==> flow/design.v <==
`timescale 1ns/1ps
`default_nettype none
module half_adder_1(a, b, sum, c_out);
input wire a, b;
output logic sum, c_out;
always_comb begin
  sum = a ^ b; 
  c_out = a & b;
end
endmodule
`timescale 1ns/1ps
`default_nettype none
module full_adder_1(a, b, c_in, sum, c_out);
input wire a, b, c_in;
output logic sum, c_out;
logic a_bar;
logic b_bar;
logic c_in_bar;
always_comb begin
  a_bar = ~a;
  b_bar = ~b;
  c_in_bar = ~c_in;
  sum = (a_bar & b_bar & c_in) | (a_bar & b & c_in_bar) | (a & b_bar & c_in_bar) | (a & b & c_in);
  c_out = (b & c_in) | (a & b) | (a & c_in);
end
endmodule
`timescale 1ns/1ps
`default_nettype none
module full_adder_2(a, b, sum, c_out);
input wire [1:0] a, b;
output logic [1:0] sum;
output logic c_out;
logic half_adder_1_0_c_out;
half_adder_1 HALF_ADDER_1_0 (.a(a[0]), .b(b[0]), .sum(sum[0]), .c_out(half_adder_1_0_c_out));
full_adder_1 FULL_ADDER_1_0 (.a(a[1]), .b(b[1]), .c_in(half_adder_1_0_c_out), .sum(sum[1]), .c_out(c_out));
endmodule
`timescale 1ns/1ps
`default_nettype none
module full_adder_3(a, b, c_in, sum, c_out);
input wire [2:0] a;
input wire b, c_in;
output logic [2:0] sum;
output logic c_out;
logic full_adder_1_0_c_out;
logic full_adder_1_1_c_out;
full_adder_1 FULL_ADDER_1_0 (.a(a[0]), .b(b), .c_in(c_in), .sum(sum[0]), .c_out(full_adder_1_0_c_out));
full_adder_1 FULL_ADDER_1_1 (.a(a[1]), .b(1'b0), .c_in(full_adder_1_0_c_out), .sum(sum[1]), .c_out(full_adder_1_1_c_out));
full_adder_1 FULL_ADDER_1_2 (.a(a[2]), .b(1'b0), .c_in(full_adder_1_1_c_out), .sum(sum[2]), .c_out(c_out));
endmodule
`timescale 1ns/1ps
`default_nettype none
module adder_8_1_bits(a, sum, c_out);
input wire [7:0] a;
output logic [2:0] sum;
output logic c_out;
logic full_adder_1_0_sum, full_adder_1_0_c_out, full_adder_1_1_sum, full_adder_1_1_c_out, full_adder_2_0_c_out;
logic [1:0] full_adder_2_0_sum;
full_adder_1 FULL_ADDER_1_0(.a(a[0]), .b(a[1]), .c_in(a[2]), .sum(full_adder_1_0_sum), .c_out(full_adder_1_0_c_out));
full_adder_1 FULL_ADDER_1_1(.a(a[3]), .b(a[4]), .c_in(a[5]), .sum(full_adder_1_1_sum), .c_out(full_adder_1_1_c_out));
full_adder_2 FULL_ADDER_2_0(.a({full_adder_1_0_c_out, full_adder_1_0_sum}), .b({full_adder_1_1_c_out, full_adder_1_1_sum}), .sum(full_adder_2_0_sum), .c_out(full_adder_2_0_c_out));
full_adder_3 FULL_ADDER_3_0(.a({full_adder_2_0_c_out, full_adder_2_0_sum}), .b(a[6]), .c_in(a[7]), .sum(sum), .c_out(c_out));
endmodule
`timescale 1ns/1ps
`default_nettype none
module comparator(live, neighbors, out);
input wire live;
input wire [2:0] neighbors;
output logic out;
always_comb begin
  out = (live & ~neighbors[2] & neighbors[1] & ~neighbors[0]) | (~neighbors[2] & neighbors[1] & neighbors[0]);
end
endmodule
`default_nettype none
`timescale 1ns/1ps
module conway_cell(clk, rst, ena, state_0, state_d, state_q, neighbors);
input wire clk;
input wire rst;
input wire ena;
input wire state_0;
output logic state_d;  
output logic state_q;
input wire [7:0] neighbors;
logic [2:0] sum;
logic c_out;
adder_8_1_bits ADDER_8_1(
    .a(neighbors),
    .sum(sum),
    .c_out(c_out)
    );
comparator COMPARATOR(
    .live(state_q),
    .neighbors(sum),
    .out(state_d)
    );
always_ff @(posedge clk ) begin
    if (rst == 1) begin
        state_q <= state_0;
    end
    else if (ena == 1) begin
        state_q <= state_d;
    end
end
endmodule
`timescale 1ns/1ps
module decoder_1_to_2(ena, in, out);
input wire ena;
input wire in;
output logic [1:0] out;
logic in_bar;
always_comb begin
  out[1] = in & ena;
  in_bar = ~ in;
  out[0] = in_bar & ena;
end
endmodule
`timescale 1ns/1ps
module decoder_2_to_4(ena, in, out);
input wire ena;
input wire [1:0] in;
output logic [3:0] out;
logic b_bar;
logic [1:0] decoder_0_out;
logic [1:0] decoder_1_out;
decoder_1_to_2 DECODER_0 (.ena(b_bar), .in(in[0]), .out(decoder_0_out[1:0]));
decoder_1_to_2 DECODER_1 (.ena(in[1]), .in(in[0]), .out(decoder_1_out[1:0]));
always_comb begin
    b_bar = ~ in[1];
    out[3] = decoder_1_out[1] & ena;
    out[2] = decoder_1_out[0] & ena;
    out[1] = decoder_0_out[1] & ena;
    out[0] = decoder_0_out[0] & ena;
end
endmodule
`timescale 1ns/1ps
module decoder_3_to_8(ena, in, out);
input wire ena;
input wire [2:0] in;
output logic [7:0] out;
logic c_bar;
logic [3:0] decoder_0_out;
logic [3:0] decoder_1_out;
decoder_2_to_4 DECODER_0 (.ena(c_bar), .in(in[1:0]), .out(decoder_0_out));
decoder_2_to_4 DECODER_1 (.ena(in[2]), .in(in[1:0]), .out(decoder_1_out));
always_comb begin
  c_bar = ~in[2];
  out[7] = decoder_1_out[3] & ena;
  out[6] = decoder_1_out[2] & ena;
  out[5] = decoder_1_out[1] & ena;
  out[4] = decoder_1_out[0] & ena;
  out[3] = decoder_0_out[3] & ena;
  out[2] = decoder_0_out[2] & ena;
  out[1] = decoder_0_out[1] & ena;
  out[0] = decoder_0_out[0] & ena;
end
endmodule
`default_nettype none
`timescale 1ns/1ps
module led_array_driver(ena, x, cells, rows, cols);
parameter N=8;  
parameter ROWS=N;
parameter COLS=N;
input wire ena;
input wire [$clog2(N):0] x;
input wire [N*N-1:0] cells;
output logic [N-1:0] rows;
output logic [N-1:0] cols;
initial begin
  if ((N <= 0) || (N > 8)) begin
    $error("N must be within 0 and 8.");
  end
  if (ROWS != COLS) begin
    $error("Non square led arrays are not supported. (%dx%d)", ROWS, COLS);
  end
  if (ROWS < N) begin
    $error("ROWS/COLS must be >= than the size of the Conway Grid.");
  end
end
wire [N-1:0] x_decoded;
decoder_3_to_8 COL_DECODER(ena, x[$clog2(N)-1:0], x_decoded);
always_comb begin
  cols = x_decoded;
  rows[0] = ~cells[x*ROWS];
  rows[1] = ~cells[x*ROWS + 1];
  rows[2] = ~cells[x*ROWS + 2];
  rows[3] = ~cells[x*ROWS + 3];
  rows[4] = ~cells[x*ROWS + 4];
  rows[5] = ~cells[x*ROWS + 5];
  rows[6] = ~cells[x*ROWS + 6];
  rows[7] = ~cells[x*ROWS + 7];
end
endmodule
`default_nettype none  
module main(clk, buttons, init_cells, leds, rgb, cols, rows);
parameter game_divider = 8;  
parameter display_divider = 2;  
parameter N = 8;  
parameter M = N + 2;  
initial if (N < 3) $error("N has to be >= 3 to make for interesting patterns.");
initial if (M !== (N+2)) $error("M must N+2=%d, not %d", N+2,M);  
input wire clk;
input wire [1:0] buttons;
logic rst; always_comb rst = buttons[0];  
input wire [N*N-1:0] init_cells;  
output logic [1:0] leds;
output logic [2:0] rgb;
output wire [N-1:0] cols;
output wire [N-1:0] rows;
logic [game_divider:0] game_counter;
logic [display_divider:0] display_counter;
logic rst_game; always_comb rst_game = buttons[0] | buttons[1];
logic step_game;
logic [$clog2(N):0] x;
wire [M*M-1:0] bordered_cells_q;  
wire [M*M-1:0] bordered_cells_d; 
logic [M*M-1:0] bordered_cells_0;  
logic [N*N-1:0] cells_q;  
logic [N*N-1:0] cells_0;  
always_comb begin : io_logic 
    leds[0] = buttons[0] ^ buttons[1];
    leds[1] = buttons[0] & buttons[1];
    rgb[0] = ~( buttons[0] & ~buttons[1]);
    rgb[1] = ~(~buttons[0] &  buttons[1]);
    rgb[2] = ~( buttons[0] &  buttons[1]);
end
led_array_driver #(.ROWS(N), .COLS(N), .N(N)) LED_DRIVER (
  .ena(1'b1),
  .cells(cells_q),
  .x(x),
  .rows(rows[N-1:0]),
  .cols(cols[N-1:0])
);
generate
  genvar r;
  for (r = 0; r < M; r = r + 1) begin : init_rows
    if ((r == 0) || (r == M-1)) begin : border_row
      always_comb bordered_cells_0[M*(r+1)-1:M*r] = 0;
    end else begin : inner_row
      always_comb bordered_cells_0[M*(r+1)-1:M*r] = {1'b0, init_cells[N*r-1:N*(r-1)], 1'b0};
    end
  end
endgenerate
function int cell_index(int i, int j);
  cell_index = M*j + i;
endfunction
generate
  genvar i;
  genvar j;
  for (i = 0; i < M; i = i + 1) begin : cells_x
    for (j = 0; j < M; j = j + 1) begin : cells_y
      if ( (i > 0) && (i < (M-1)) && (j > 0) && (j < (M-1)) ) begin
        conway_cell CELL(
          .clk(clk), .rst(rst_game), .ena(step_game),
          .neighbors({
            bordered_cells_q[cell_index(i-1, j-1)],
            bordered_cells_q[cell_index(i-1, j  )],
            bordered_cells_q[cell_index(i-1, j+1)],
            bordered_cells_q[cell_index(i  , j+1)],
            bordered_cells_q[cell_index(i+1, j+1)],
            bordered_cells_q[cell_index(i+1, j  )],
            bordered_cells_q[cell_index(i+1, j-1)],
            bordered_cells_q[cell_index(i  , j-1)]
          }),
          .state_0(bordered_cells_0[cell_index(i, j)]),
          .state_d(bordered_cells_d[cell_index(i, j)]),
          .state_q(bordered_cells_q[cell_index(i, j)])
        );
      end else begin  
        assign bordered_cells_q[cell_index(i,j)] = bordered_cells_0[cell_index(i,j)];
        assign bordered_cells_d[cell_index(i,j)] = 0;
      end
    end
  end
  for (i = 0; i < N; i = i + 1) begin
    always_comb begin
        cells_q[N*(i+1)-1:N*i] = bordered_cells_q[M*(i+2)-2:M*(i+1)+1];
        cells_0[N*(i+1)-1:N*i] = bordered_cells_0[M*(i+2)-2:M*(i+1)+1];
    end
  end
endgenerate
parameter faster_divider = 15;
always_ff @(posedge clk) begin : clocks_and_dividers  
  if (rst) begin
      game_counter <= 0;
      display_counter <= 0;
      x <= 0;
  end
  else begin
      if (game_counter[game_divider]) begin
        game_counter <= 0;
      end
      else begin 
        game_counter <= game_counter + 1;
      end
      if(display_counter[display_divider]) begin
        display_counter <= 0;
        if(x >= (N-1)) begin
          x <= 0;
        end
        else begin
          x <= x + 1;
        end
      end
      else begin
        display_counter <= display_counter + 1;
      end
  end
end  
always_comb step_game = game_counter[game_divider];  
endmodule
`default_nettype wire  
## From RTL to reports: main

The steps from the RTL of main to its reports follow in flow order.
Lines are those of the file above, counted from 1.
Operators carry their Yosys type and port widths (W data, S select, Z words).
Library cell names are shortened.
The mark -- stands for no value.

- Top module: main
- Clock port: clk
- Standard-cell library: sky130hd
- Library corner: tt_025C_1v80

## After elaboration

Counts by Yosys on the flattened word-level netlist (proc, flatten, opt, wreduce; memories kept). Register bits leave out memories and registers merged into their read ports (data or address). Print and check cells are left out. Cells with the same type and inputs are merged into one.

- Register bits: 80
- Bits in latches: 0
- Bits in writable memories: 0
- Bits in read-only memories: 0
- Word width x clocked read ports: 0
- Memories kept: 0
- Input bits: 67
- Output and inout port bits: 21

- $add $sub $neg: 10
- $mul: 0
- Divide/modulo/power cells: 0
- $lt $le $gt $ge: 1
- Equal/unequal tests: 0
- Shift operators: 8
- Muxes and demuxes: 129
- Bitwise gates (word level): 4088
- Reduce/logical cells: 3

Operators with widths:

| cell | number |
|---|---|
| $and A1 B1 Y1 | 2301 |
| $or A1 B1 Y1 | 1112 |
| $not A1 Y1 | 619 |
| $shiftx A64 B32 Y1 | 7 |
| $mux W1 | 128 |
| $shiftx A64 B8 Y1 | 1 |
| $xor A1 B1 Y1 | 56 |
| $add A7 B3 Y8 const B | 4 |
| $add A7 B2 Y8 const B | 2 |
| $add A9 B1 Y9 const B | 1 |
| $add A7 B1 Y8 const B | 1 |
| $reduce_or A2 Y1 | 2 |
| $add A4 B1 Y4 const B | 1 |
| $ge A4 B3 Y1 const B | 1 |
| $mux W4 | 1 |
| $add A3 B1 Y3 const B | 1 |
| $reduce_bool A2 Y1 | 1 |

## Logic depth

Yosys ltp: most cells in a row. Word level: on the elaborated netlist, between registers, memories and ports. Mapped: between sequential cells and ports; inverters and the memories' decode and read muxes count.

- Depth in word-level cells: 23
- ABC_AREA: 0
- Gate-level depth with buffers: 11

## Netlist

Source: synth_stat.txt of the flow (Yosys; design flattened, memories mapped). It holds for the ABC_AREA given above (unset counts as 0); a run with the other value may have another netlist.

Cells by type:

| type | number |
|---|---|
| fa_1 | 196 |
| edfxtp_1 | 64 |
| ha_1 | 151 |
| inv_1 | 369 |
| a31o_2 | 42 |
| mux4_1 | 13 |
| xor2_1 | 37 |
| dfxtp_1 | 16 |
| nor2b_1 | 45 |
| a21oi_1 | 48 |
| nand2_1 | 28 |
| o211ai_1 | 12 |
| o22ai_1 | 14 |
| o21ai_0 | 14 |
| xnor2_1 | 8 |
| mux4_2 | 3 |
| a21o_1 | 8 |
| buf_2 | 12 |

Not listed: further types 22, cells in them 52.

- Standard cells after synthesis: 1132
- Chip area (Yosys): 11945.2 sq um
- Sequential area: 2242.2 sq um
- Flip-flop cells: 80
- Buffer cells: 24

The figures by module come from a second, unflattened synthesis with its own total; it is not the netlist above.

- Cells (unflattened synthesis): 975
- Area total of the unflattened synthesis: 14496.4 sq um

Each row is one instance without its submodules.

Modules:

| module | instances | cells | area (sq um) | sequential area (sq um) |
|---|---|---|---|---|
| full_adder_1 | 384 | 1 | 20.0 | 0.0 |
| conway_cell | 64 | 3 | 51.3 | 30.0 |
| comparator | 64 | 2 | 16.3 | 0.0 |
| half_adder_1 | 64 | 1 | 12.5 | 0.0 |
| main | 1 | 79 | 700.7 | 320.3 |
| led_array_driver | 1 | 37 | 566.8 | 0.0 |
| full_adder_3 | 64 | 1 | 3.8 | 0.0 |
| decoder_1_to_2 | 4 | 2 | 16.3 | 0.0 |
| decoder_2_to_4 | 2 | 5 | 28.8 | 0.0 |
| decoder_3_to_8 | 1 | 9 | 53.8 | 0.0 |
| adder_8_1_bits | 64 | 0 | 0.0 | 0.0 |
| full_adder_2 | 64 | 0 | 0.0 | 0.0 |

## Timing after synthesis

Path of least setup slack by OpenSTA after synthesis, without wires, with an ideal clock, recovery checks aside; 20% of the period is set as input and as output delay. Where synthesis merged equal registers, the netlist keeps one of their names.

- Path kind: in2reg
- From: input buttons[0]
- To: register cells_x[1].cells_y[1].genblk1.CELL.state_q
- Clock period: 7.0 ns
- Setup time: 0.432 ns
- Time at the first pin: 1.400 ns
- Arrival: 3.612 ns
- Required time: 6.568 ns
- Path slack: 2.956 ns
- Delay of the path: 2.644 ns
- Stages: 6
- Buffers on the path: 3
- Synthesis period reached: 4.044 ns

"delay of the path" is the arrival time less input delay plus setup time.
"stages": output pins that drive a net of the path, with the launching flip-flop's if there is one; two outputs of one cell count as two.
"synthesis period reached" = period - worst setup slack (recovery checks aside). The figure is calculated, with input and output delays left at 20% of the set period.
The rows between start and end are the longest chain of elaborated cells between them; the timing report does not say that the signal goes this way. Where chains are equally long, one stands for them.
A line is the first line of the expression or statement that the cell stems from. Yosys adds cells for indexed reads and writes and turns some case tables into memories.
The path ends at the enable pin of a flip-flop; only ways to that pin are counted.

- Cells stage by stage: buf_2 -> inv_1 -> ha_1 -> buf_2 -> buf_2 -> nand2b_1
- Length of the longest elaborated chain: 2

RTL lines, path after synthesis:

| item | line | text |
|---|---|---|
| start: declaration | 201 | `input wire [1:0] buttons;` |
| $or A1 B1 Y1 | 210 | `logic rst_game; always_comb rst_game = buttons[0] \| buttons[1];` |
| $reduce_bool A2 Y1 | -- |  |
| end: assignment | 97 | `state_q <= state_0;` |
| end: assignment | 100 | `state_q <= state_d;` |
| end: declaration | 81 | `output logic state_q;` |

## Path in the finished layout

From the final timing report of stored run 1: the path of least setup slack in the routed layout; clock arrival at registers is part of the times.

- Path kind: in2out
- From: input buttons[0]
- To: output leds[0]
- Clock period: 7.65 ns
- Time at the first pin: 1.53 ns
- Arrival: 3.18 ns
- Required time: 6.12 ns
- Path slack: 2.94 ns
- Stages: 5
- Buffers on the path: 3

The rows between start and end are the longest chain of elaborated cells between them; the timing report does not say that the signal goes this way. Where chains are equally long, one stands for them.

- Cells stage by stage: clkdlybuf4s50_1 -> buf_2 -> inv_1 -> ha_1 -> clkdlybuf4s50_1
- Length of the longest elaborated chain: 1

RTL lines, path post-layout:

| item | line | text |
|---|---|---|
| start: declaration | 201 | `input wire [1:0] buttons;` |
| $xor A1 B1 Y1 | 219 | `leds[0] = buttons[0] ^ buttons[1];` |
| end: declaration | 204 | `output logic [1:0] leds;` |

==> results <==
3 stored runs of main in the flow (synthesis by Yosys, layout by OpenROAD, sky130hd cells), in arbitrary order. Constraints: input delay and output delay 20% of the set period each, output load 0.01 pF.
"achieved period" = clock period - worst setup slack. The figure is calculated, with input and output delays left at 20% of the set period.
"time on the worst setup path": the worst setup path's part of the clock period (all of it between registers, 20% less for each end at a port) less its slack. A launch clock that arrives late makes it longer, a capture clock that arrives late makes it shorter.

### Stored run 1

Settings: `ABC_AREA=0`, `CAP_MARGIN=35`, `CORE_MARGIN=3`, `CORE_UTILIZATION=40`, `GPL_TIMING_DRIVEN=0`, `MAX_ROUTING_LAYER=met4`, `PLACE_DENSITY=0.6`, `SETUP_SLACK_MARGIN=-0.22`, `period_ns=7.65`, `SLEW_MARGIN=20`

- Achieved period: 4.713 ns
- Post-layout utilization: 0.469
- Time on the worst setup path: 1.65 ns
- Class of the worst setup path: in2out
- Yosys chip area after synthesis: 11945.2 sq um
- Worst setup slack after layout: 2.937 ns
- Worst hold slack after layout: 0.423 ns
- Full die area: 31973.0 sq um
- Standard-cell area after routing: 13641.8 sq um
- Sum of negative setup slack: 0.000 ns

### Stored run 2

Settings: `CORE_UTILIZATION=40`, `PLACE_DENSITY=0.6`, `period_ns=4.51`, `CAP_MARGIN=20`, `CORE_MARGIN=2`, `SLEW_MARGIN=20`

- Achieved period: 3.729 ns
- Time on the worst setup path: 2.83 ns
- Class of the worst setup path: reg2out
- Full die area: 31261.8 sq um
- Worst hold slack after layout: 0.421 ns
- Worst setup slack after layout: 0.781 ns
- Standard-cell area after routing: 13581.8 sq um
- Post-layout utilization: 0.459
- Yosys chip area after synthesis: 11945.2 sq um
- Sum of negative setup slack: 0.000 ns

### Stored run 3

Settings: `CAP_MARGIN=5`, `CELL_PAD_IN_SITES_GLOBAL_PLACEMENT=1`, `CORE_UTILIZATION=61`, `HOLD_SLACK_MARGIN=-0.09`, `MAX_ROUTING_LAYER=met5`, `PLACE_DENSITY_LB_ADDON=0.14`, `SETUP_SLACK_MARGIN=-0.16`, `SLEW_MARGIN=25`, `period_ns=3.44`, `CORE_MARGIN=2`

- Post-layout utilization: 0.711
- Sum of negative setup slack: 0.000 ns
- Achieved period: 3.100 ns
- Time on the worst setup path: 2.41 ns
- Class of the worst setup path: reg2out
- Standard-cell area after routing: 13748.2 sq um
- Yosys chip area after synthesis: 11945.2 sq um
- Full die area: 20717.3 sq um
- Worst hold slack after layout: 0.417 ns
- Worst setup slack after layout: 0.340 ns
